==> flow/design.v <==
module single_port_mem
  #(
    parameter WIDTH = 8,
    parameter DEPTH = 64,
    parameter FILE = "",
    parameter INIT = 0
  )
  (
    input wire                     clock,
    input wire [WIDTH-1:0]         data,
    input wire [( 
  (DEPTH <= 2) ? 1 : 
  (DEPTH <= 4) ? 2 : 
  (DEPTH <= 8) ? 3 : 
  (DEPTH <= 16) ? 4 : 
  (DEPTH <= 32) ? 5 : 
  (DEPTH <= 64) ? 6 : 
  (DEPTH <= 128) ? 7 : 
  (DEPTH <= 256) ? 8 : 
  (DEPTH <= 512) ? 9 : 
  (DEPTH <= 1024) ? 10 : 
  (DEPTH <= 2048) ? 11 : 
  (DEPTH <= 4096) ? 12 : 
  (DEPTH <= 8192) ? 13 : 
  (DEPTH <= 16384) ? 14 : 
  (DEPTH <= 32768) ? 15 : 
  (DEPTH <= 65536) ? 16 : 
  (DEPTH <= 131072) ? 17 : 
  (DEPTH <= 262144) ? 18 : 
  (DEPTH <= 524288) ? 19 : 
  (DEPTH <= 1048576) ? 20 : 
  (DEPTH <= 2097152) ? 21 : 
  (DEPTH <= 4194304) ? 22 : 
  (DEPTH <= 8388608) ? 23 : 
  (DEPTH <= 16777216) ? 24 : 
  (DEPTH <= 33554432) ? 25 : 
  (DEPTH <= 67108864) ? 26 : 
  (DEPTH <= 134217728) ? 27 : 
  (DEPTH <= 268435456) ? 28 : 
  (DEPTH <= 536870912) ? 29 : 
  (DEPTH <= 1073741824) ? 30 : 
  -1)-1:0] address,
    input wire                     wr_en,
    output reg [WIDTH-1:0]         q
  );
  reg [WIDTH-1:0] mem [DEPTH-1:0] ;
  always @(posedge clock)
    begin
      if (wr_en)
        begin
          mem[address] <= data;
          q <= data;
        end
      q <= mem[address];
    end
endmodule
module delay
#(
  parameter WIDTH = 1,
  parameter DELAY = 1
)
(
  input  wire clk,
  input  wire rst,
  input  wire [WIDTH-1:0] din,
  output wire [WIDTH-1:0] dout
);
reg [WIDTH-1:0] level_buf [1:DELAY+1];
wire [WIDTH-1:0] level [0:DELAY];
assign level[0] = din;
genvar i;
generate
  for (i=0; i < DELAY; i=i+1)
    begin : gen_delay
      always @(posedge clk)
      begin
        if (rst) begin
          level_buf[i+1] <= {WIDTH{1'b0}};
        end
        else begin
          level_buf[i+1] <= level[i];
        end
      end
      assign level[i+1] = level_buf[i+1];
    end
endgenerate
assign dout = level[DELAY];
endmodule
module unit_adder 
#(
  parameter RADIX = 32
  )
(
  input wire carry_in,  
  input wire [RADIX-1:0] din_a,
  input wire [RADIX-1:0] din_b,
  output wire [RADIX-1:0] dout,
  output wire carry_out  
	);
wire [RADIX:0] dout_full;
assign dout_full = din_a + din_b + carry_in;
assign dout = dout_full[RADIX-1:0];
assign carry_out = dout_full[RADIX];
endmodule
module fp_adder 
  #(
  parameter RADIX = 32,
  parameter DIGITS = 14
  )
(
  input wire start,  
  input wire rst,
  input wire clk,
  input wire digit_in_valid,  
  input wire carry_in,
  input wire [RADIX-1:0] digit_a,
  input wire [RADIX-1:0] digit_b,
  output reg digit_out_valid,
  output reg [RADIX-1:0] digit_res,
  output reg done,   
  output reg carry_out
	);
reg running;
reg [( 
  (DIGITS <= 2) ? 1 : 
  (DIGITS <= 4) ? 2 : 
  (DIGITS <= 8) ? 3 : 
  (DIGITS <= 16) ? 4 : 
  (DIGITS <= 32) ? 5 : 
  (DIGITS <= 64) ? 6 : 
  (DIGITS <= 128) ? 7 : 
  (DIGITS <= 256) ? 8 : 
  (DIGITS <= 512) ? 9 : 
  (DIGITS <= 1024) ? 10 : 
  (DIGITS <= 2048) ? 11 : 
  (DIGITS <= 4096) ? 12 : 
  (DIGITS <= 8192) ? 13 : 
  (DIGITS <= 16384) ? 14 : 
  (DIGITS <= 32768) ? 15 : 
  (DIGITS <= 65536) ? 16 : 
  (DIGITS <= 131072) ? 17 : 
  (DIGITS <= 262144) ? 18 : 
  (DIGITS <= 524288) ? 19 : 
  (DIGITS <= 1048576) ? 20 : 
  (DIGITS <= 2097152) ? 21 : 
  (DIGITS <= 4194304) ? 22 : 
  (DIGITS <= 8388608) ? 23 : 
  (DIGITS <= 16777216) ? 24 : 
  (DIGITS <= 33554432) ? 25 : 
  (DIGITS <= 67108864) ? 26 : 
  (DIGITS <= 134217728) ? 27 : 
  (DIGITS <= 268435456) ? 28 : 
  (DIGITS <= 536870912) ? 29 : 
  (DIGITS <= 1073741824) ? 30 : 
  -1)-1:0] counter;
wire [RADIX-1:0] adder_din_a;
wire [RADIX-1:0] adder_din_b;
wire [RADIX-1:0] adder_dout;
reg adder_carry_in;
wire adder_carry_out;
assign adder_din_a = digit_in_valid ? digit_a : {RADIX{1'b0}};
assign adder_din_b = digit_in_valid ? digit_b : {RADIX{1'b0}}; 
always @(posedge clk) begin
  if (rst) begin
    running <= 1'b0;
    adder_carry_in <= 1'b0;
    counter <= {( 
  (DIGITS <= 2) ? 1 : 
  (DIGITS <= 4) ? 2 : 
  (DIGITS <= 8) ? 3 : 
  (DIGITS <= 16) ? 4 : 
  (DIGITS <= 32) ? 5 : 
  (DIGITS <= 64) ? 6 : 
  (DIGITS <= 128) ? 7 : 
  (DIGITS <= 256) ? 8 : 
  (DIGITS <= 512) ? 9 : 
  (DIGITS <= 1024) ? 10 : 
  (DIGITS <= 2048) ? 11 : 
  (DIGITS <= 4096) ? 12 : 
  (DIGITS <= 8192) ? 13 : 
  (DIGITS <= 16384) ? 14 : 
  (DIGITS <= 32768) ? 15 : 
  (DIGITS <= 65536) ? 16 : 
  (DIGITS <= 131072) ? 17 : 
  (DIGITS <= 262144) ? 18 : 
  (DIGITS <= 524288) ? 19 : 
  (DIGITS <= 1048576) ? 20 : 
  (DIGITS <= 2097152) ? 21 : 
  (DIGITS <= 4194304) ? 22 : 
  (DIGITS <= 8388608) ? 23 : 
  (DIGITS <= 16777216) ? 24 : 
  (DIGITS <= 33554432) ? 25 : 
  (DIGITS <= 67108864) ? 26 : 
  (DIGITS <= 134217728) ? 27 : 
  (DIGITS <= 268435456) ? 28 : 
  (DIGITS <= 536870912) ? 29 : 
  (DIGITS <= 1073741824) ? 30 : 
  -1){1'b0}};
    digit_out_valid <= 1'b0;
    done <= 1'b0;
    carry_out <= 1'b0;
    digit_res <= {DIGITS{1'b0}};
  end 
  else begin
    running <= done ? 1'b0 :
               start ? 1'b1 :
               running;
    adder_carry_in <= start ? carry_in :
                      digit_in_valid ?  adder_carry_out :
                      adder_carry_in;
    counter <= done ? {( 
  (DIGITS <= 2) ? 1 : 
  (DIGITS <= 4) ? 2 : 
  (DIGITS <= 8) ? 3 : 
  (DIGITS <= 16) ? 4 : 
  (DIGITS <= 32) ? 5 : 
  (DIGITS <= 64) ? 6 : 
  (DIGITS <= 128) ? 7 : 
  (DIGITS <= 256) ? 8 : 
  (DIGITS <= 512) ? 9 : 
  (DIGITS <= 1024) ? 10 : 
  (DIGITS <= 2048) ? 11 : 
  (DIGITS <= 4096) ? 12 : 
  (DIGITS <= 8192) ? 13 : 
  (DIGITS <= 16384) ? 14 : 
  (DIGITS <= 32768) ? 15 : 
  (DIGITS <= 65536) ? 16 : 
  (DIGITS <= 131072) ? 17 : 
  (DIGITS <= 262144) ? 18 : 
  (DIGITS <= 524288) ? 19 : 
  (DIGITS <= 1048576) ? 20 : 
  (DIGITS <= 2097152) ? 21 : 
  (DIGITS <= 4194304) ? 22 : 
  (DIGITS <= 8388608) ? 23 : 
  (DIGITS <= 16777216) ? 24 : 
  (DIGITS <= 33554432) ? 25 : 
  (DIGITS <= 67108864) ? 26 : 
  (DIGITS <= 134217728) ? 27 : 
  (DIGITS <= 268435456) ? 28 : 
  (DIGITS <= 536870912) ? 29 : 
  (DIGITS <= 1073741824) ? 30 : 
  -1){1'b0}} :
               running & digit_in_valid ? counter + 1 :
               counter;
    digit_out_valid <= digit_in_valid;
    digit_res <= digit_in_valid ? adder_dout : digit_res;
    done <= digit_in_valid & (counter == (DIGITS-1));
    carry_out <= digit_in_valid & (counter == (DIGITS-1)) ? adder_carry_out : carry_out;
  end
end
unit_adder #(.RADIX(RADIX)) unit_adder_inst (
  .din_a(adder_din_a),
  .din_b(adder_din_b),
  .carry_in(adder_carry_in),
  .carry_out(adder_carry_out),
  .dout(adder_dout)
  );
endmodule
module serial_comparator 
#(
  parameter RADIX = 32,
  parameter DIGITS = 14
  )
(
  input wire start,
  input wire rst,
  input wire clk,
  input wire digit_valid,
  input wire [RADIX-1:0] digit_a, 
  input wire [RADIX-1:0] digit_b, 
  output reg a_bigger_than_b,
  output reg done
);
reg comp_array [DIGITS-1:0];
reg [( 
  (DIGITS <= 2) ? 1 : 
  (DIGITS <= 4) ? 2 : 
  (DIGITS <= 8) ? 3 : 
  (DIGITS <= 16) ? 4 : 
  (DIGITS <= 32) ? 5 : 
  (DIGITS <= 64) ? 6 : 
  (DIGITS <= 128) ? 7 : 
  (DIGITS <= 256) ? 8 : 
  (DIGITS <= 512) ? 9 : 
  (DIGITS <= 1024) ? 10 : 
  (DIGITS <= 2048) ? 11 : 
  (DIGITS <= 4096) ? 12 : 
  (DIGITS <= 8192) ? 13 : 
  (DIGITS <= 16384) ? 14 : 
  (DIGITS <= 32768) ? 15 : 
  (DIGITS <= 65536) ? 16 : 
  (DIGITS <= 131072) ? 17 : 
  (DIGITS <= 262144) ? 18 : 
  (DIGITS <= 524288) ? 19 : 
  (DIGITS <= 1048576) ? 20 : 
  (DIGITS <= 2097152) ? 21 : 
  (DIGITS <= 4194304) ? 22 : 
  (DIGITS <= 8388608) ? 23 : 
  (DIGITS <= 16777216) ? 24 : 
  (DIGITS <= 33554432) ? 25 : 
  (DIGITS <= 67108864) ? 26 : 
  (DIGITS <= 134217728) ? 27 : 
  (DIGITS <= 268435456) ? 28 : 
  (DIGITS <= 536870912) ? 29 : 
  (DIGITS <= 1073741824) ? 30 : 
  -1)-1:0] counter;
reg running;
reg done_buf;
wire digit_a_bigger_than_b;
wire digit_a_equal_to_b;
assign digit_a_bigger_than_b = digit_valid & (digit_a > digit_b);
assign digit_a_equal_to_b = digit_valid & (digit_a == digit_b); 
always @(posedge clk) begin
  if (rst) begin
    comp_array[0] <= 1'b0;
    comp_array[1] <= 1'b0;
    comp_array[2] <= 1'b0;
    comp_array[3] <= 1'b0;
    comp_array[4] <= 1'b0;
    comp_array[5] <= 1'b0;
    comp_array[6] <= 1'b0;
    comp_array[7] <= 1'b0;
    comp_array[8] <= 1'b0;
    comp_array[9] <= 1'b0;
    comp_array[10] <= 1'b0;
    comp_array[11] <= 1'b0;
    comp_array[12] <= 1'b0;
    comp_array[13] <= 1'b0;
  end
  else begin
    comp_array[0] <= digit_valid & (counter == 0) ? digit_a_bigger_than_b :
                     digit_valid ? comp_array[0] & digit_a_equal_to_b :
                     comp_array[0];
    comp_array[1] <= digit_valid & (counter == 1) ? digit_a_bigger_than_b :
                     digit_valid ? comp_array[1] & digit_a_equal_to_b :
                     comp_array[1];
    comp_array[2] <= digit_valid & (counter == 2) ? digit_a_bigger_than_b :
                     digit_valid ? comp_array[2] & digit_a_equal_to_b :
                     comp_array[2];
    comp_array[3] <= digit_valid & (counter == 3) ? digit_a_bigger_than_b :
                     digit_valid ? comp_array[3] & digit_a_equal_to_b :
                     comp_array[3];
    comp_array[4] <= digit_valid & (counter == 4) ? digit_a_bigger_than_b :
                     digit_valid ? comp_array[4] & digit_a_equal_to_b :
                     comp_array[4];
    comp_array[5] <= digit_valid & (counter == 5) ? digit_a_bigger_than_b :
                     digit_valid ? comp_array[5] & digit_a_equal_to_b :
                     comp_array[5];
    comp_array[6] <= digit_valid & (counter == 6) ? digit_a_bigger_than_b :
                     digit_valid ? comp_array[6] & digit_a_equal_to_b :
                     comp_array[6];
    comp_array[7] <= digit_valid & (counter == 7) ? digit_a_bigger_than_b :
                     digit_valid ? comp_array[7] & digit_a_equal_to_b :
                     comp_array[7];
    comp_array[8] <= digit_valid & (counter == 8) ? digit_a_bigger_than_b :
                     digit_valid ? comp_array[8] & digit_a_equal_to_b :
                     comp_array[8];
    comp_array[9] <= digit_valid & (counter == 9) ? digit_a_bigger_than_b :
                     digit_valid ? comp_array[9] & digit_a_equal_to_b :
                     comp_array[9];
    comp_array[10] <= digit_valid & (counter == 10) ? digit_a_bigger_than_b :
                     digit_valid ? comp_array[10] & digit_a_equal_to_b :
                     comp_array[10];
    comp_array[11] <= digit_valid & (counter == 11) ? digit_a_bigger_than_b :
                     digit_valid ? comp_array[11] & digit_a_equal_to_b :
                     comp_array[11];
    comp_array[12] <= digit_valid & (counter == 12) ? digit_a_bigger_than_b :
                     digit_valid ? comp_array[12] & digit_a_equal_to_b :
                     comp_array[12];
    comp_array[13] <= digit_valid & (counter == 13) ? digit_a_bigger_than_b : comp_array[13];
  end
end
always @(posedge clk) begin
  if (rst) begin
    running <= 1'b0;
    done_buf <= 1'b0;
    done <= 1'b0;
    a_bigger_than_b <= 1'b0;
    counter <= {( 
  (DIGITS <= 2) ? 1 : 
  (DIGITS <= 4) ? 2 : 
  (DIGITS <= 8) ? 3 : 
  (DIGITS <= 16) ? 4 : 
  (DIGITS <= 32) ? 5 : 
  (DIGITS <= 64) ? 6 : 
  (DIGITS <= 128) ? 7 : 
  (DIGITS <= 256) ? 8 : 
  (DIGITS <= 512) ? 9 : 
  (DIGITS <= 1024) ? 10 : 
  (DIGITS <= 2048) ? 11 : 
  (DIGITS <= 4096) ? 12 : 
  (DIGITS <= 8192) ? 13 : 
  (DIGITS <= 16384) ? 14 : 
  (DIGITS <= 32768) ? 15 : 
  (DIGITS <= 65536) ? 16 : 
  (DIGITS <= 131072) ? 17 : 
  (DIGITS <= 262144) ? 18 : 
  (DIGITS <= 524288) ? 19 : 
  (DIGITS <= 1048576) ? 20 : 
  (DIGITS <= 2097152) ? 21 : 
  (DIGITS <= 4194304) ? 22 : 
  (DIGITS <= 8388608) ? 23 : 
  (DIGITS <= 16777216) ? 24 : 
  (DIGITS <= 33554432) ? 25 : 
  (DIGITS <= 67108864) ? 26 : 
  (DIGITS <= 134217728) ? 27 : 
  (DIGITS <= 268435456) ? 28 : 
  (DIGITS <= 536870912) ? 29 : 
  (DIGITS <= 1073741824) ? 30 : 
  -1){1'b0}};
  end 
  else begin
    running <= done ? 1'b0 :
               start ? 1'b1 :
               running;
    counter <= done ? {( 
  (DIGITS <= 2) ? 1 : 
  (DIGITS <= 4) ? 2 : 
  (DIGITS <= 8) ? 3 : 
  (DIGITS <= 16) ? 4 : 
  (DIGITS <= 32) ? 5 : 
  (DIGITS <= 64) ? 6 : 
  (DIGITS <= 128) ? 7 : 
  (DIGITS <= 256) ? 8 : 
  (DIGITS <= 512) ? 9 : 
  (DIGITS <= 1024) ? 10 : 
  (DIGITS <= 2048) ? 11 : 
  (DIGITS <= 4096) ? 12 : 
  (DIGITS <= 8192) ? 13 : 
  (DIGITS <= 16384) ? 14 : 
  (DIGITS <= 32768) ? 15 : 
  (DIGITS <= 65536) ? 16 : 
  (DIGITS <= 131072) ? 17 : 
  (DIGITS <= 262144) ? 18 : 
  (DIGITS <= 524288) ? 19 : 
  (DIGITS <= 1048576) ? 20 : 
  (DIGITS <= 2097152) ? 21 : 
  (DIGITS <= 4194304) ? 22 : 
  (DIGITS <= 8388608) ? 23 : 
  (DIGITS <= 16777216) ? 24 : 
  (DIGITS <= 33554432) ? 25 : 
  (DIGITS <= 67108864) ? 26 : 
  (DIGITS <= 134217728) ? 27 : 
  (DIGITS <= 268435456) ? 28 : 
  (DIGITS <= 536870912) ? 29 : 
  (DIGITS <= 1073741824) ? 30 : 
  -1){1'b0}} :
               (start | running) & digit_valid ? counter + 1 :
               counter;
    done_buf <= digit_valid & (counter == (DIGITS-1)) ? 1'b1 : 1'b0;
    done <= done_buf;
    a_bigger_than_b <= comp_array[0] | comp_array[1] | comp_array[2] | comp_array[3] | comp_array[4] | comp_array[5] | comp_array[6] | comp_array[7] | comp_array[8] | comp_array[9] | comp_array[10] | comp_array[11] | comp_array[12] | comp_array[13];
  end
end
wire comp_array_0;
wire comp_array_1;
wire comp_array_2;
wire comp_array_3;
wire comp_array_4;
wire comp_array_5;
wire comp_array_6;
wire comp_array_7;
wire comp_array_8;
wire comp_array_9;
wire comp_array_10;
wire comp_array_11;
wire comp_array_12;
wire comp_array_13;
assign comp_array_0 = comp_array[0];
assign comp_array_1 = comp_array[1];
assign comp_array_2 = comp_array[2];
assign comp_array_3 = comp_array[3];
assign comp_array_4 = comp_array[4];
assign comp_array_5 = comp_array[5];
assign comp_array_6 = comp_array[6];
assign comp_array_7 = comp_array[7];
assign comp_array_8 = comp_array[8];
assign comp_array_9 = comp_array[9];
assign comp_array_10 = comp_array[10];
assign comp_array_11 = comp_array[11];
assign comp_array_12 = comp_array[12];
assign comp_array_13 = comp_array[13];
endmodule
module fp2_sub_add_correction
#(
  parameter RADIX = 32,
  parameter DIGITS = 14,
  parameter DIGITS_LOG = ( 
  (DIGITS <= 2) ? 1 : 
  (DIGITS <= 4) ? 2 : 
  (DIGITS <= 8) ? 3 : 
  (DIGITS <= 16) ? 4 : 
  (DIGITS <= 32) ? 5 : 
  (DIGITS <= 64) ? 6 : 
  (DIGITS <= 128) ? 7 : 
  (DIGITS <= 256) ? 8 : 
  (DIGITS <= 512) ? 9 : 
  (DIGITS <= 1024) ? 10 : 
  (DIGITS <= 2048) ? 11 : 
  (DIGITS <= 4096) ? 12 : 
  (DIGITS <= 8192) ? 13 : 
  (DIGITS <= 16384) ? 14 : 
  (DIGITS <= 32768) ? 15 : 
  (DIGITS <= 65536) ? 16 : 
  (DIGITS <= 131072) ? 17 : 
  (DIGITS <= 262144) ? 18 : 
  (DIGITS <= 524288) ? 19 : 
  (DIGITS <= 1048576) ? 20 : 
  (DIGITS <= 2097152) ? 21 : 
  (DIGITS <= 4194304) ? 22 : 
  (DIGITS <= 8388608) ? 23 : 
  (DIGITS <= 16777216) ? 24 : 
  (DIGITS <= 33554432) ? 25 : 
  (DIGITS <= 67108864) ? 26 : 
  (DIGITS <= 134217728) ? 27 : 
  (DIGITS <= 268435456) ? 28 : 
  (DIGITS <= 536870912) ? 29 : 
  (DIGITS <= 1073741824) ? 30 : 
  -1), 
  parameter FILE_CONST_PX2 = "px2.mem",
  parameter FILE_CONST_PX4 = "px4.mem"
)
(
  input wire start,
  input wire rst,
  input wire clk,
  input wire [2:0] cmd,  
  input wire extension_field_op,  
  output wire mem_a_0_rd_en,
  output wire [DIGITS_LOG-1:0] mem_a_0_rd_addr,
  input  wire [RADIX-1:0] mem_a_0_dout,
  output wire mem_a_1_rd_en,
  output wire [DIGITS_LOG-1:0] mem_a_1_rd_addr,
  input  wire [RADIX-1:0] mem_a_1_dout,
  output wire mem_b_0_rd_en,
  output wire [DIGITS_LOG-1:0] mem_b_0_rd_addr,
  input  wire [RADIX-1:0] mem_b_0_dout,
  output wire mem_b_1_rd_en,
  output wire [DIGITS_LOG-1:0] mem_b_1_rd_addr,
  input  wire [RADIX-1:0] mem_b_1_dout,
  output wire px2_mem_rd_en,
  output wire [DIGITS_LOG-1:0] px2_mem_rd_addr,
  input  wire [RADIX-1:0] px2_mem_dout,
  output wire px4_mem_rd_en,
  output wire [DIGITS_LOG-1:0] px4_mem_rd_addr,
  input  wire [RADIX-1:0] px4_mem_dout,
  input wire mem_c_0_rd_en,
  input wire [DIGITS_LOG-1:0] mem_c_0_rd_addr,
  output  wire [RADIX-1:0] mem_c_0_dout,
  input wire mem_c_1_rd_en,
  input wire [DIGITS_LOG-1:0] mem_c_1_rd_addr,
  output  wire [RADIX-1:0] mem_c_1_dout,
  output reg busy,
  output reg done
);
wire left_adder_start;
wire left_adder_digit_in_valid;
wire left_adder_carry_in;
wire [RADIX-1:0] left_adder_digit_a;
wire [RADIX-1:0] left_adder_digit_b;
wire left_adder_digit_out_valid;
wire [RADIX-1:0] left_adder_digit_res;
wire left_adder_done;
wire left_adder_carry_out;
wire right_adder_start;
wire right_adder_digit_in_valid;
wire right_adder_carry_in;
wire [RADIX-1:0] right_adder_digit_a;
wire [RADIX-1:0] right_adder_digit_b;
wire right_adder_digit_out_valid;
wire [RADIX-1:0] right_adder_digit_res;
wire right_adder_done;
wire right_adder_carry_out;
reg left_comparator_start;
reg left_comparator_digit_valid;
wire [RADIX-1:0] left_comparator_digit_a;
wire [RADIX-1:0] left_comparator_digit_b;
wire left_comparator_a_bigger_than_b;
wire left_comparator_done;
wire right_comparator_start;
wire right_comparator_digit_valid;
wire [RADIX-1:0] right_comparator_digit_a;
wire [RADIX-1:0] right_comparator_digit_b;
wire right_comparator_a_bigger_than_b;
wire right_comparator_done;
wire mem_c_0_add_0_wr_en;
wire [DIGITS_LOG-1:0] mem_c_0_add_0_wr_addr;
wire [DIGITS_LOG-1:0] mem_c_0_wr_addr;
wire [RADIX-1:0] mem_c_0_add_0_din;
wire mem_c_0_add_0_rd_en;
wire [DIGITS_LOG-1:0] mem_c_0_add_0_rd_addr;
wire [RADIX-1:0] mem_c_0_add_0_dout;
wire mem_c_0_add_1_wr_en;
wire [DIGITS_LOG-1:0] mem_c_0_add_1_wr_addr;
wire [RADIX-1:0] mem_c_0_add_1_din; 
wire [RADIX-1:0] mem_c_0_add_1_dout; 
wire mem_c_1_add_0_wr_en;
wire [DIGITS_LOG-1:0] mem_c_1_add_0_wr_addr;
wire [RADIX-1:0] mem_c_1_add_0_din;
wire mem_c_1_add_0_rd_en;
wire [DIGITS_LOG-1:0] mem_c_1_add_0_rd_addr;
wire [RADIX-1:0] mem_c_1_add_0_dout;
wire mem_c_1_add_1_wr_en;
wire [DIGITS_LOG-1:0] mem_c_1_add_1_wr_addr;
wire [RADIX-1:0] mem_c_1_add_1_din; 
wire [RADIX-1:0] mem_c_1_add_1_dout; 
reg [DIGITS_LOG-1:0] rd_counter;
reg [DIGITS_LOG-1:0] rd_counter_buf;
reg add_0_running_pre;
reg add_0_running;
reg left_fpadd_correction_needed;
reg left_fpsub_correction_needed;
reg right_fpadd_correction_needed;
reg right_fpsub_correction_needed;
reg add_1_running_pre;
reg add_1_running;
reg add_counter;
wire comparator_enabled;
wire adder_1_start;
wire init_carry_in;
assign mem_c_0_dout = (cmd == 3'd3) ? mem_c_0_add_0_dout : mem_c_0_add_1_dout;
assign mem_c_1_dout = (cmd == 3'd3) ? mem_c_1_add_0_dout : mem_c_1_add_1_dout;
assign init_carry_in = (start & ((cmd == 3'd2) || (cmd == 3'd4) || (cmd == 3'd5)));
assign left_adder_start = start | adder_1_start;
assign left_adder_carry_in =  init_carry_in || (adder_1_start & left_fpadd_correction_needed);
assign left_adder_digit_in_valid = add_0_running | add_1_running;
assign left_adder_digit_a = add_0_running ? mem_a_0_dout :
                            add_1_running ? mem_c_0_add_0_dout :
                            {RADIX{1'b0}}; 
assign left_adder_digit_b = add_0_running & ((cmd == 3'd1) || (cmd == 3'd3)) ? mem_b_0_dout :
                            add_0_running ? ~(mem_b_0_dout) :
                            add_1_running & (cmd == 3'd1) & left_fpadd_correction_needed ? ~(px2_mem_dout) :
                            add_1_running & (((cmd == 3'd2) & left_fpsub_correction_needed) || (cmd == 3'd4)) ? px2_mem_dout :
                            add_1_running & (cmd == 3'd5)? px4_mem_dout :
                            {RADIX{1'b0}};
assign right_adder_start = left_adder_start & extension_field_op;
assign right_adder_carry_in = init_carry_in || ((cmd == 3'd1) & right_fpadd_correction_needed);
assign right_adder_digit_in_valid = left_adder_digit_in_valid & extension_field_op;
assign right_adder_digit_a = add_0_running & extension_field_op ? mem_a_1_dout :
                             add_1_running & extension_field_op ? mem_c_1_add_0_dout :
                            {RADIX{1'b0}}; 
assign right_adder_digit_b = add_0_running & extension_field_op & ((cmd == 3'd1) || (cmd == 3'd3)) ? mem_b_1_dout :
                             add_0_running & extension_field_op ? ~(mem_b_1_dout) :
                             add_1_running & extension_field_op & (cmd == 3'd1) & right_fpadd_correction_needed ? ~(px2_mem_dout) :
                             add_1_running & extension_field_op & (((cmd == 3'd2) & right_fpsub_correction_needed) || (cmd == 3'd4)) ? px2_mem_dout :
                             add_1_running & extension_field_op & (cmd == 3'd5)? px4_mem_dout :
                             {RADIX{1'b0}};
assign mem_a_0_rd_en = add_0_running_pre;
assign mem_a_0_rd_addr = mem_a_0_rd_en ? rd_counter : {DIGITS_LOG{1'b0}};
assign mem_b_0_rd_en = mem_a_0_rd_en;
assign mem_b_0_rd_addr = mem_a_0_rd_addr;
assign mem_c_0_add_0_wr_en = left_adder_digit_out_valid & (add_counter == 1'b0);
assign mem_c_0_add_0_wr_addr = (add_counter == 1'b0) ? mem_c_0_wr_addr : {DIGITS_LOG{1'b0}};
assign mem_c_0_add_0_din = (add_counter == 1'b0) ? left_adder_digit_res : {RADIX{1'b0}};
assign mem_c_0_add_0_rd_en = add_1_running_pre;
assign mem_c_0_add_0_rd_addr = (add_counter == 1'b1) ? rd_counter : {DIGITS_LOG{1'b0}};
assign mem_c_0_add_1_wr_en = left_adder_digit_out_valid & (add_counter == 1'b1);
assign mem_c_0_add_1_wr_addr = (add_counter == 1'b1) ? mem_c_0_wr_addr : {DIGITS_LOG{1'b0}};
assign mem_c_0_add_1_din = (add_counter == 1'b1) ? left_adder_digit_res : {RADIX{1'b0}};
assign mem_a_1_rd_addr = mem_a_0_rd_addr;
assign mem_a_1_rd_en = mem_a_0_rd_en;
assign mem_b_1_rd_addr = mem_b_0_rd_addr;
assign mem_b_1_rd_en = mem_b_0_rd_en;
assign mem_c_1_add_0_wr_en = extension_field_op & mem_c_0_add_0_wr_en;
assign mem_c_1_add_0_wr_addr = extension_field_op ? mem_c_0_add_0_wr_addr : {DIGITS_LOG{1'b0}};
assign mem_c_1_add_0_din = (add_counter == 1'b0) & extension_field_op ? right_adder_digit_res : {RADIX{1'b0}};
assign mem_c_1_add_0_rd_en = extension_field_op & add_1_running_pre;
assign mem_c_1_add_0_rd_addr = extension_field_op ? mem_c_0_add_0_rd_addr : {DIGITS_LOG{1'b0}};
assign mem_c_1_add_1_wr_en = extension_field_op & mem_c_0_add_1_wr_en;
assign mem_c_1_add_1_wr_addr = extension_field_op ? mem_c_0_add_1_wr_addr : {DIGITS_LOG{1'b0}};
assign mem_c_1_add_1_din = extension_field_op & (add_counter == 1'b1) ? right_adder_digit_res : {RADIX{1'b0}};
assign comparator_enabled = (add_counter == 1'b0) & (cmd == 3'd1);
assign left_comparator_digit_a = comparator_enabled ? left_adder_digit_res : {RADIX{1'b0}};
assign left_comparator_digit_b = comparator_enabled ? px2_mem_dout : {RADIX{1'b0}};
assign right_comparator_start = left_comparator_start & extension_field_op;
assign right_comparator_digit_valid = left_comparator_digit_valid & extension_field_op;
assign right_comparator_digit_a = comparator_enabled & extension_field_op ? right_adder_digit_res : {RADIX{1'b0}};
assign right_comparator_digit_b = extension_field_op ? left_comparator_digit_b : {RADIX{1'b0}};
assign px2_mem_rd_en = (cmd == 3'd1) || (((cmd == 3'd2) || (cmd == 3'd4)) & add_1_running_pre);
assign px2_mem_rd_addr = (add_1_running_pre & px2_mem_rd_en) ? rd_counter : 
                         px2_mem_rd_en ? rd_counter_buf :
                         {DIGITS_LOG{1'b0}};
assign px4_mem_rd_en = (cmd == 3'd5) & add_1_running_pre;
assign px4_mem_rd_addr = px4_mem_rd_en ? rd_counter : {DIGITS_LOG{1'b0}}; 
always @(posedge clk) begin
  if (rst) begin
    add_0_running_pre <= 1'b0;
    add_0_running <= 1'b0;
    add_1_running_pre <= 1'b0;
    add_1_running <= 1'b0;
    busy <= 1'b0;
    done <= 1'b0;
    add_counter <= 1'b0;  
    rd_counter <= {DIGITS_LOG{1'b0}};
    rd_counter_buf <= {DIGITS_LOG{1'b0}};
    left_comparator_start <= 1'b0;
    left_comparator_digit_valid <= 1'b0; 
    left_fpadd_correction_needed <= 1'b0;
    right_fpadd_correction_needed <= 1'b0;
    left_fpsub_correction_needed <= 1'b0; 
    right_fpsub_correction_needed <= 1'b0;  
  end 
  else begin
    add_0_running_pre <= start ? 1'b1 :
                         (rd_counter == (DIGITS-1)) ? 1'b0 :
                         add_0_running_pre;
    add_0_running <= add_0_running_pre;
    add_1_running_pre <= adder_1_start ? 1'b1 :  
                         (rd_counter == (DIGITS-1)) ? 1'b0 :
                         add_1_running_pre;
    add_1_running <= add_1_running_pre;
    add_counter <= start | done ? 1'b0 :
                   left_adder_done ? 1'b1 :
                   add_counter;
    busy <= start ? 1'b1 :
            done ? 1'b0 :
            busy;
    rd_counter <= start | adder_1_start ? {DIGITS_LOG{1'b0}} :  
                  busy & (rd_counter < (DIGITS-1)) ? rd_counter + 1 :
                  rd_counter;
    rd_counter_buf <= rd_counter;
    left_comparator_start <= left_adder_start & (add_counter == 1'b0) & (cmd == 3'd1);
    left_comparator_digit_valid <= (add_counter == 1'b0) & (cmd == 3'd1) ? left_adder_digit_in_valid : 1'b0; 
    left_fpadd_correction_needed <= start | done ? 1'b0 :
                                    (cmd == 3'd1) & left_comparator_a_bigger_than_b & left_comparator_done ? 1'b1 :
                                    left_fpadd_correction_needed;
    right_fpadd_correction_needed <= start | done ? 1'b0 :
                                    (cmd == 3'd1) & right_comparator_a_bigger_than_b & right_comparator_done ? 1'b1 :
                                    right_fpadd_correction_needed;
    left_fpsub_correction_needed <= start | done ? 1'b0 :
                                    (mem_c_0_add_0_wr_en & (mem_c_0_add_0_wr_addr == (DIGITS-1))) ? mem_c_0_add_0_din[RADIX-1] :
                                    left_fpsub_correction_needed;
    right_fpsub_correction_needed <= start | done ? 1'b0 :
                                    (mem_c_1_add_0_wr_en & (mem_c_1_add_0_wr_addr == (DIGITS-1))) ? mem_c_1_add_0_din[RADIX-1] :
                                    right_fpsub_correction_needed;
    done <= (cmd == 3'd3) ? mem_c_0_add_0_wr_en & (mem_c_0_wr_addr == (DIGITS-1)) :
            (add_counter == 1'b1) & mem_c_0_add_1_wr_en & (mem_c_0_wr_addr == (DIGITS-1));
  end
end
fp_adder #(.RADIX(RADIX), .DIGITS(DIGITS)) fp_left_adder_inst (
  .start(left_adder_start),
  .rst(rst),
  .clk(clk),
  .digit_in_valid(left_adder_digit_in_valid),
  .carry_in(left_adder_carry_in),
  .digit_a(left_adder_digit_a),
  .digit_b(left_adder_digit_b),
  .digit_out_valid(left_adder_digit_out_valid),
  .digit_res(left_adder_digit_res),
  .done(left_adder_done),
  .carry_out(left_adder_carry_out)
  );
fp_adder #(.RADIX(RADIX), .DIGITS(DIGITS)) fp_right_adder_inst (
  .start(right_adder_start),
  .rst(rst),
  .clk(clk),
  .digit_in_valid(right_adder_digit_in_valid),
  .carry_in(right_adder_carry_in),
  .digit_a(right_adder_digit_a),
  .digit_b(right_adder_digit_b),
  .digit_out_valid(right_adder_digit_out_valid),
  .digit_res(right_adder_digit_res),
  .done(right_adder_done),
  .carry_out(right_adder_carry_out)
  );
serial_comparator #(.RADIX(RADIX), .DIGITS(DIGITS)) left_serial_comparator_inst (
  .start(left_comparator_start),
  .rst(rst),
  .clk(clk),
  .digit_valid(left_comparator_digit_valid), 
  .digit_a(left_comparator_digit_a),
  .digit_b(left_comparator_digit_b), 
  .a_bigger_than_b(left_comparator_a_bigger_than_b),
  .done(left_comparator_done)
  );
serial_comparator #(.RADIX(RADIX), .DIGITS(DIGITS)) right_serial_comparator_inst (
  .start(right_comparator_start),
  .rst(rst),
  .clk(clk),
  .digit_valid(right_comparator_digit_valid), 
  .digit_a(right_comparator_digit_a),
  .digit_b(right_comparator_digit_b), 
  .a_bigger_than_b(right_comparator_a_bigger_than_b),
  .done(right_comparator_done)
  );
single_port_mem #(.WIDTH(RADIX), .DEPTH(DIGITS)) single_port_mem_inst_c_0_add_0 (  
  .clock(clk),
  .data(mem_c_0_add_0_din),
  .address(mem_c_0_add_0_wr_en ? mem_c_0_add_0_wr_addr : (mem_c_0_add_0_rd_en ? mem_c_0_add_0_rd_addr : mem_c_0_rd_addr)),
  .wr_en(mem_c_0_add_0_wr_en),
  .q(mem_c_0_add_0_dout)
  );
single_port_mem #(.WIDTH(RADIX), .DEPTH(DIGITS)) single_port_mem_inst_c_0_add_1 (  
  .clock(clk),
  .data(mem_c_0_add_1_din),
  .address(mem_c_0_add_1_wr_en ? mem_c_0_add_1_wr_addr : mem_c_0_rd_addr),
  .wr_en(mem_c_0_add_1_wr_en),
  .q(mem_c_0_add_1_dout)
  );
single_port_mem #(.WIDTH(RADIX), .DEPTH(DIGITS)) single_port_mem_inst_c_1_add_0 (  
  .clock(clk),
  .data(mem_c_1_add_0_din),
  .address(mem_c_1_add_0_wr_en ? mem_c_1_add_0_wr_addr : (mem_c_1_add_0_rd_en ? mem_c_1_add_0_rd_addr : mem_c_1_rd_addr)),
  .wr_en(mem_c_1_add_0_wr_en),
  .q(mem_c_1_add_0_dout)
  );
single_port_mem #(.WIDTH(RADIX), .DEPTH(DIGITS)) single_port_mem_inst_c_1_add_1 (  
  .clock(clk),
  .data(mem_c_1_add_1_din),
  .address(mem_c_1_add_1_wr_en ? mem_c_1_add_1_wr_addr : mem_c_1_rd_addr),
  .wr_en(mem_c_1_add_1_wr_en),
  .q(mem_c_1_add_1_dout)
  );
delay #(.WIDTH(1), .DELAY(3)) delay_inst_adder_1_start (
  .clk(clk),
  .rst(rst),
  .din(left_adder_done & (add_counter == 1'b0) & (cmd != 3'd3)),
  .dout(adder_1_start)
  );
delay #(.WIDTH(DIGITS_LOG), .DELAY(1)) delay_inst_mem_c_0_wr_addr (
  .clk(clk),
  .rst(rst),
  .din(rd_counter_buf),
  .dout(mem_c_0_wr_addr)
  );
endmodule
Ticket comment

* Step by step through the tools: fp2_sub_add_correction
Tool output for the design above before and after an edit, in the order of the flow.
Lines under "unedited" count in the file above, lines under "edited" in the edited file.
"change" is "edited" less "unedited", of the values as shown; "rel. change" is that difference over "unedited", in percent.
Operators carry their Yosys type and port widths (W data, S select, Z words).
Cell names lack the library's common part.
Not given: -
- Top :: fp2_sub_add_correction
- Clock :: clk
- Library :: sky130hd
- Timing corner :: tt_025C_1v80

* Diff
The edit as a unified diff against the file above.
This change comes from a script, not from a designer. The edited design behaves differently; no optimisation was intended.
#+begin_src diff
@@ -812,10 +812,14 @@
   .q(mem_c_1_add_1_dout)
   );
+wire adder_1_start_p, adder_1_start_n;
 delay #(.WIDTH(1), .DELAY(3)) delay_inst_adder_1_start (
   .clk(clk),
   .rst(rst),
   .din(left_adder_done & (add_counter == 1'b0) & (cmd != 3'd3)),
-  .dout(adder_1_start)
-  );
+  .dout(adder_1_start_p)
+  );
+delay #(.WIDTH(1), .DELAY(3)) delay_inst_adder_1_start_alt (.clk(clk), .rst(rst),
+    .din(~(left_adder_done & (add_counter == 1'b0) & (cmd != 3'd3))), .dout(adder_1_start_n));
+assign adder_1_start = adder_1_start_p ^ adder_1_start_n;
 delay #(.WIDTH(DIGITS_LOG), .DELAY(1)) delay_inst_mem_c_0_wr_addr (
   .clk(clk),
#+end_src

* Elaborated design
Source: Yosys, flattened and elaborated. Widths are those after wreduce. Registers that Yosys merges into a memory's read port (data or address) are not register bits. Print and check cells do not count. Equal cells are merged and count once.
Memory sizes are those after Yosys's memory passes, which may raise the word count (mostly to a power of two), join words into wider ones and drop unused or constant bits.
** Word-level totals
- flip-flop bits (word level) :: unedited 145, edited 148, change +3, rel. change +2.07%
- bits in writable memories :: unedited 1792, edited 1792, change 0, rel. change 0.00%
- word width x clocked read ports :: unedited 128, edited 128, change 0, rel. change 0.00%
- memories :: unedited 4, edited 4, change 0, rel. change 0.00%
- input bits :: unedited 209, edited 209, change 0, rel. change 0.00%
- output and inout port bits :: unedited 96, edited 96, change 0, rel. change 0.00%
** Memory list
- shape (words x width / read and write ports) :: unedited single_port_mem_inst_c_0_add_0.mem 14x32 r1 w1; single_port_mem_inst_c_0_add_1.mem 14x32 r1 w1; single_port_mem_inst_c_1_add_0.mem 14x32 r1 w1; single_port_mem_inst_c_1_add_1.mem 14x32 r1 w1, edited single_port_mem_inst_c_0_add_0.mem 14x32 r1 w1; single_port_mem_inst_c_0_add_1.mem 14x32 r1 w1; single_port_mem_inst_c_1_add_0.mem 14x32 r1 w1; single_port_mem_inst_c_1_add_1.mem 14x32 r1 w1
** Operators by class
- $add $sub $neg :: unedited 8, edited 8, change 0, rel. change 0.00%
- $lt $le $gt $ge :: unedited 3, edited 3, change 0, rel. change 0.00%
- eq/ne operators :: unedited 39, edited 39, change 0, rel. change 0.00%
- mux-type cells :: unedited 120, edited 120, change 0, rel. change 0.00%
- bitwise gates (word level) :: unedited 145, edited 147, change +2, rel. change +1.38%
- reduce/logical cells :: unedited 47, edited 47, change 0, rel. change 0.00%
** Operator list
- $not A1 Y1 :: unedited 2, edited 3, change +1, rel. change +50.00%
- $xor A1 B1 Y1 :: unedited 0, edited 1, change +1
Operator kinds equal on both sides are left out: 24.

* Longest topological paths
Longest topological path by Yosys (ltp), each cell counted once; first at word level (registers and memories cut), then after technology mapping (sequential cells cut; the memories' decode and read muxes count).
** Logic depth
- depth after elaboration :: unedited 13, edited 13, change 0, rel. change 0.00%
- ABC_AREA :: unedited 0, edited 0
- gate-level depth with buffers :: unedited 20, edited 21, change +1, rel. change +5.00%

* After synthesis
The flow's flattened synthesis, as Yosys stat reports it; memories are mapped. The netlist is that of the ABC_AREA named above (0 if unset); the other value can give another one.
** Mapped netlist
- cells in the netlist :: unedited 5552, edited 6175, change +623, rel. change +11.22%
- cell area after synthesis (um2) :: unedited 86842.0, edited 87669.1, change +827.1, rel. change +0.95%
- flip-flops :: unedited 2065, edited 2068, change +3, rel. change +0.15%
** Cells by type
- nand2_1 :: unedited 547, edited 979, change +432, rel. change +78.98%
- clkbuf_1 :: unedited 236, edited 351, change +115, rel. change +48.73%
- mux4_2 :: unedited 352, edited 256, change -96, rel. change -27.27%
- a21oi_1 :: unedited 160, edited 252, change +92, rel. change +57.50%
- a311oi_1 :: unedited 34, edited 98, change +64, rel. change +188.24%
- mux2i_1 :: unedited 78, edited 15, change -63, rel. change -80.77%
- buf_2 :: unedited 85, edited 23, change -62, rel. change -72.94%
- and3_1 :: unedited 79, edited 139, change +60, rel. change +75.95%
- o21ai_0 :: unedited 129, edited 167, change +38, rel. change +29.46%
- o211ai_1 :: unedited 43, edited 7, change -36, rel. change -83.72%
- nand3_1 :: unedited 78, edited 113, change +35, rel. change +44.87%
- o211a_1 :: unedited 1, edited 35, change +34, rel. change +3400.00%
- o22ai_1 :: unedited 40, edited 11, change -29, rel. change -72.50%
- a221oi_1 :: unedited 64, edited 36, change -28, rel. change -43.75%
- a221o_1 :: unedited 4, edited 32, change +28, rel. change +700.00%
- a31oi_1 :: unedited 82, edited 108, change +26, rel. change +31.71%
- o21ai_1 :: unedited 30, edited 9, change -21, rel. change -70.00%
- buf_1 :: unedited 17, edited 34, change +17, rel. change +100.00%
Cell types equal on both sides are left out: 11.
Not every row of either side is listed.
By module: a second synthesis without flattening, with its own total; a netlist apart from the flattened one above.
** Unflattened totals
- cell total of the unflattened synthesis :: unedited 5459, edited 5472, change +13, rel. change +0.24%
- area (unflattened synthesis) (um2) :: unedited 89086.7, edited 89123.0, change +36.3, rel. change +0.04%
Each row is one instance without its submodules.
** By module, unedited
- single_port_mem :: instances 4, cells 768, area 17649.4 um2
- fp2_sub_add_correction :: instances 1, cells 999, area 7209.4 um2
- serial_comparator :: instances 2, cells 244, area 1946.9 um2
- fp_adder :: instances 2, cells 210, area 1909.3 um2
- unit_adder #(RADIX=32) :: instances 2, cells 233, area 1691.6 um2
- delay :: instances 1, cells 8, area 105.1 um2
- delay :: instances 1, cells 6, area 78.8 um2
** By module, edited
- single_port_mem :: instances 4, cells 768, area 17649.4 um2
- fp2_sub_add_correction :: instances 1, cells 1006, area 7166.9 um2
- serial_comparator :: instances 2, cells 244, area 1946.9 um2
- fp_adder :: instances 2, cells 210, area 1909.3 um2
- unit_adder #(RADIX=32) :: instances 2, cells 233, area 1691.6 um2
- delay :: instances 2, cells 6, area 78.8 um2
- delay :: instances 1, cells 8, area 105.1 um2

* Path before layout
OpenSTA on the mapped netlist: ideal clock, no wires. The path of least setup slack (recovery checks aside). Input and output delay are each 20% of the period. Register names are those of the netlist, which keeps one name where synthesis merged equal registers.
** Timing path after synthesis
- path type :: unedited in2reg, edited in2reg
- start :: unedited in mem_c_0_rd_addr[3], edited in extension_field_op
- end :: unedited mem single_port_mem_inst_c_0_add_0.mem[12][0], edited mem single_port_mem_inst_c_1_add_1.mem[12][0]
- clock period (ps) :: unedited 5000, edited 5000, change 0, rel. change 0.00%
- input delay (ps) :: unedited 1000, edited 1000, change 0, rel. change 0.00%
- library setup time (ps) :: unedited 595, edited 502, change -93
- launch time at the first pin (ps) :: unedited 1000, edited 1000, change 0, rel. change 0.00%
- arrival (ps) :: unedited 6193, edited 4588, change -1605, rel. change -25.92%
- required time (ps) :: unedited 4405, edited 4498, change +93, rel. change +2.11%
- setup slack (ps) :: unedited -1788, edited -90, change +1698
- path delay (ps) :: unedited 5788, edited 4090, change -1698, rel. change -29.34%
- stages :: unedited 2, edited 3, change +1, rel. change +50.00%
- path buffers :: unedited 0, edited 1, change +1
- synthesis period reached (ps) :: unedited 6788, edited 5090, change -1698, rel. change -25.01%
"path delay" is the arrival time less input delay plus setup time.
"stages": output pins that drive a net of the path, with the launching flip-flop's if there is one; two outputs of one cell count as two.
"synthesis period reached" = period - worst setup slack (recovery checks aside). The figure is calculated, with input and output delays left at 20% of the set period.
Between the ends stands the longest chain of elaborated cells between them, by number of cells; it is not shown to be the way that was timed. Of several equally long chains one is given.
Each line given opens the expression or statement behind the cell; cells for indexed reads and writes are added by Yosys, which also makes memories of some case tables.
On the way, after synthesis, unedited:
- Path through :: nand2_1 -> a2111oi_0
- Cells in the longest elaborated chain :: 3
- Elaborated cells between the ends (all ways) :: 3
- Those cells by class :: mux (3)
** Ends and longest elaborated chain, after synthesis, unedited
- start: declaration :: line 548 : input wire [DIGITS_LOG-1:0] mem_c_0_rd_addr,
- $mux W4 (2 in a row) :: line 789 : .address(mem_c_0_add_0_wr_en ? mem_c_0_add_0_wr_addr : (mem_c_0_add_0_rd_en ? mem_c_0_add_0_rd_addr : mem_c_0_ ...
- $mux W4 :: line 49 : if (wr_en)
- end: declaration :: line 46 : reg [WIDTH-1:0] mem [DEPTH-1:0] ;
edited: Only ways into the end's enable, where the timed path ends, are counted here.
On the way, after synthesis, edited:
- Path through :: buf_2 -> nand3_1 -> nor4_1
- Cells in the longest elaborated chain :: 3
- Elaborated cells between the ends (all ways) :: 5
- Those cells by class :: mux (4); logic (1)
** Ends and longest elaborated chain, after synthesis, edited
- start: declaration :: line 528 : input wire extension_field_op,
- $mux W4 :: line 670 : assign mem_c_1_add_1_wr_addr = extension_field_op ? mem_c_0_add_1_wr_addr : {DIGITS_LOG{1'b0}};
- $mux W4 :: line 810 : .address(mem_c_1_add_1_wr_en ? mem_c_1_add_1_wr_addr : mem_c_1_rd_addr),
- $mux W4 :: line 49 : if (wr_en)
- end: declaration :: line 46 : reg [WIDTH-1:0] mem [DEPTH-1:0] ;

* Path in the finished layout
Path of least setup slack in the final report of the runs of pair 1 (OpenROAD, finished layout, wires in). Where an end is a register, its clock arrival counts in the times.
The report prints the path's times to 10 ps; the period is as set.
** Timing path post-layout
- path type :: unedited in2out, edited in2out
- start :: unedited in cmd[0], edited in cmd[0]
- end :: unedited out px2_mem_rd_addr[2], edited out px2_mem_rd_addr[0]
- clock period (ps) :: unedited 4820, edited 4820, change 0, rel. change 0.00%
- input delay (ps) :: unedited 960, edited 960, change 0, rel. change 0.00%
- output delay (ps) :: unedited 960, edited 960, change 0, rel. change 0.00%
- launch time at the first pin (ps) :: unedited 960, edited 960, change 0, rel. change 0.00%
- arrival (ps) :: unedited 3830, edited 3760, change -70, rel. change -1.83%
- required time (ps) :: unedited 3860, edited 3860, change 0, rel. change 0.00%
- setup slack (ps) :: unedited 30, edited 100, change +70
- stages :: unedited 9, edited 12, change +3, rel. change +33.33%
- path buffers :: unedited 5, edited 8, change +3, rel. change +60.00%
Between the ends stands the longest chain of elaborated cells between them, by number of cells; it is not shown to be the way that was timed. Of several equally long chains one is given.
On the way, post-layout, unedited:
- Path through :: clkdlybuf4s50_1 -> buf_4 -> buf_4 -> nand2b_1 -> a21boi_0 -> a22oi_1 -> o21ai_0 -> buf_4 -> clkdlybuf4s50_1
- Cells in the longest elaborated chain :: 6
- Elaborated cells between the ends (all ways) :: 9
- Those cells by class :: eq/ne (3); mux (2); logic (2); reduce/logical (2)
** Ends and longest elaborated chain, post-layout, unedited
- start: declaration :: line 527 : input wire [2:0] cmd,
- $eq A3 B2 Y1 :: line 679 : assign px2_mem_rd_en = (cmd == 3'd1) || (((cmd == 3'd2) || (cmd == 3'd4)) & add_1_running_pre);
- $logic_or A1 B1 Y1 :: line 679
- $and A1 B1 Y1 :: line 679
- $logic_or A1 B1 Y1 :: line 679
- $mux W4 :: line 681 : px2_mem_rd_en ? rd_counter_buf :
- $mux W4 :: line 680 : assign px2_mem_rd_addr = (add_1_running_pre & px2_mem_rd_en) ? rd_counter :
- end: declaration :: line 542 : output wire [DIGITS_LOG-1:0] px2_mem_rd_addr,
On the way, post-layout, edited:
- Path through :: clkdlybuf4s50_1 -> buf_4 -> buf_12 -> nand2b_4 -> buf_4 -> buf_4 -> a21boi_0 -> buf_4 -> a22oi_1 -> o21ai_0 -> buf_4 -> clkdlybuf4s50_1
- Cells in the longest elaborated chain :: 6
- Elaborated cells between the ends (all ways) :: 9
- Those cells by class :: eq/ne (3); mux (2); logic (2); reduce/logical (2)
** Ends and longest elaborated chain, post-layout, edited
- start: declaration :: line 527 : input wire [2:0] cmd,
- $eq A3 B2 Y1 :: line 679 : assign px2_mem_rd_en = (cmd == 3'd1) || (((cmd == 3'd2) || (cmd == 3'd4)) & add_1_running_pre);
- $logic_or A1 B1 Y1 :: line 679
- $and A1 B1 Y1 :: line 679
- $logic_or A1 B1 Y1 :: line 679
- $mux W4 :: line 681 : px2_mem_rd_en ? rd_counter_buf :
- $mux W4 :: line 680 : assign px2_mem_rd_addr = (add_1_running_pre & px2_mem_rd_en) ? rd_counter :
- end: declaration :: line 542 : output wire [DIGITS_LOG-1:0] px2_mem_rd_addr,

* Flow runs
Both versions went through the flow (Yosys, OpenROAD) with the same settings in each pair. Constraints: input delay and output delay 20% of the set period each, output load 0.01 pF.
Flow settings, pair 1:
- CORE_UTILIZATION :: 40
- PLACE_DENSITY :: 0.6
- period_ns :: 4.82
- CAP_MARGIN :: 20
- CORE_MARGIN :: 2
- SLEW_MARGIN :: 20
** Results, pair 1
- synthesized cell area (um2) :: unedited 86842.0, edited 87669.1, change +827.1, rel. change +0.95%
- overall die area (um2) :: unedited 220848.0, edited 222935.0, change +2087.0, rel. change +0.94%
- std-cell area (final layout) (um2) :: unedited 103325.0, edited 105217.0, change +1892.0, rel. change +1.83%
- utilization in the final report (%) :: unedited 47.7, edited 48.4, change +0.7
- smallest setup slack (ps) :: unedited 30, edited 98, change +68
- total negative setup slack (ps) :: unedited 0, edited 0, change 0
- worst hold slack after layout (ps) :: unedited 450, edited 442, change -8
- overall power (uW) :: unedited 38014, edited 38235, change +221, rel. change +0.58%
- period reached (ps) :: unedited 4790, edited 4722, change -68, rel. change -1.42%
Flow settings, pair 2:
- ABC_AREA :: 1
- CAP_MARGIN :: 5
- CORE_ASPECT_RATIO :: 0.85
- CORE_UTILIZATION :: 49
- CTS_CLUSTER_SIZE :: 55
- GPL_ROUTABILITY_DRIVEN :: 1
- GPL_TIMING_DRIVEN :: 1
- PLACE_DENSITY_LB_ADDON :: 0.13
- SLEW_MARGIN :: 0
- TNS_END_PERCENT :: 30
- period_ns :: 5.71
- CORE_MARGIN :: 2
** Results, pair 2
- synthesized cell area (um2) :: unedited 88658.8, edited 88277.2, change -381.6, rel. change -0.43%
- overall die area (um2) :: unedited 184368.0, edited 183581.0, change -787.0, rel. change -0.43%
- std-cell area (final layout) (um2) :: unedited 102628.0, edited 101820.0, change -808.0, rel. change -0.79%
- utilization in the final report (%) :: unedited 57.2, edited 56.9, change -0.3
- smallest setup slack (ps) :: unedited 132, edited 505, change +373
- total negative setup slack (ps) :: unedited 0, edited 0, change 0
- worst hold slack after layout (ps) :: unedited 400, edited 397, change -3
- overall power (uW) :: unedited 32105, edited 33262, change +1157, rel. change +3.60%
- period reached (ps) :: unedited 5578, edited 5205, change -373, rel. change -6.69%
"period reached": clock period set for the run, less the worst setup slack. It is reckoned from that one timing run; input and output delays stay at 20% of the period that was set.
By "overall power" is meant OpenSTA's value without simulated activity: inputs other than the clock are taken to toggle once in ten clock periods, and the tool carries that through the logic.
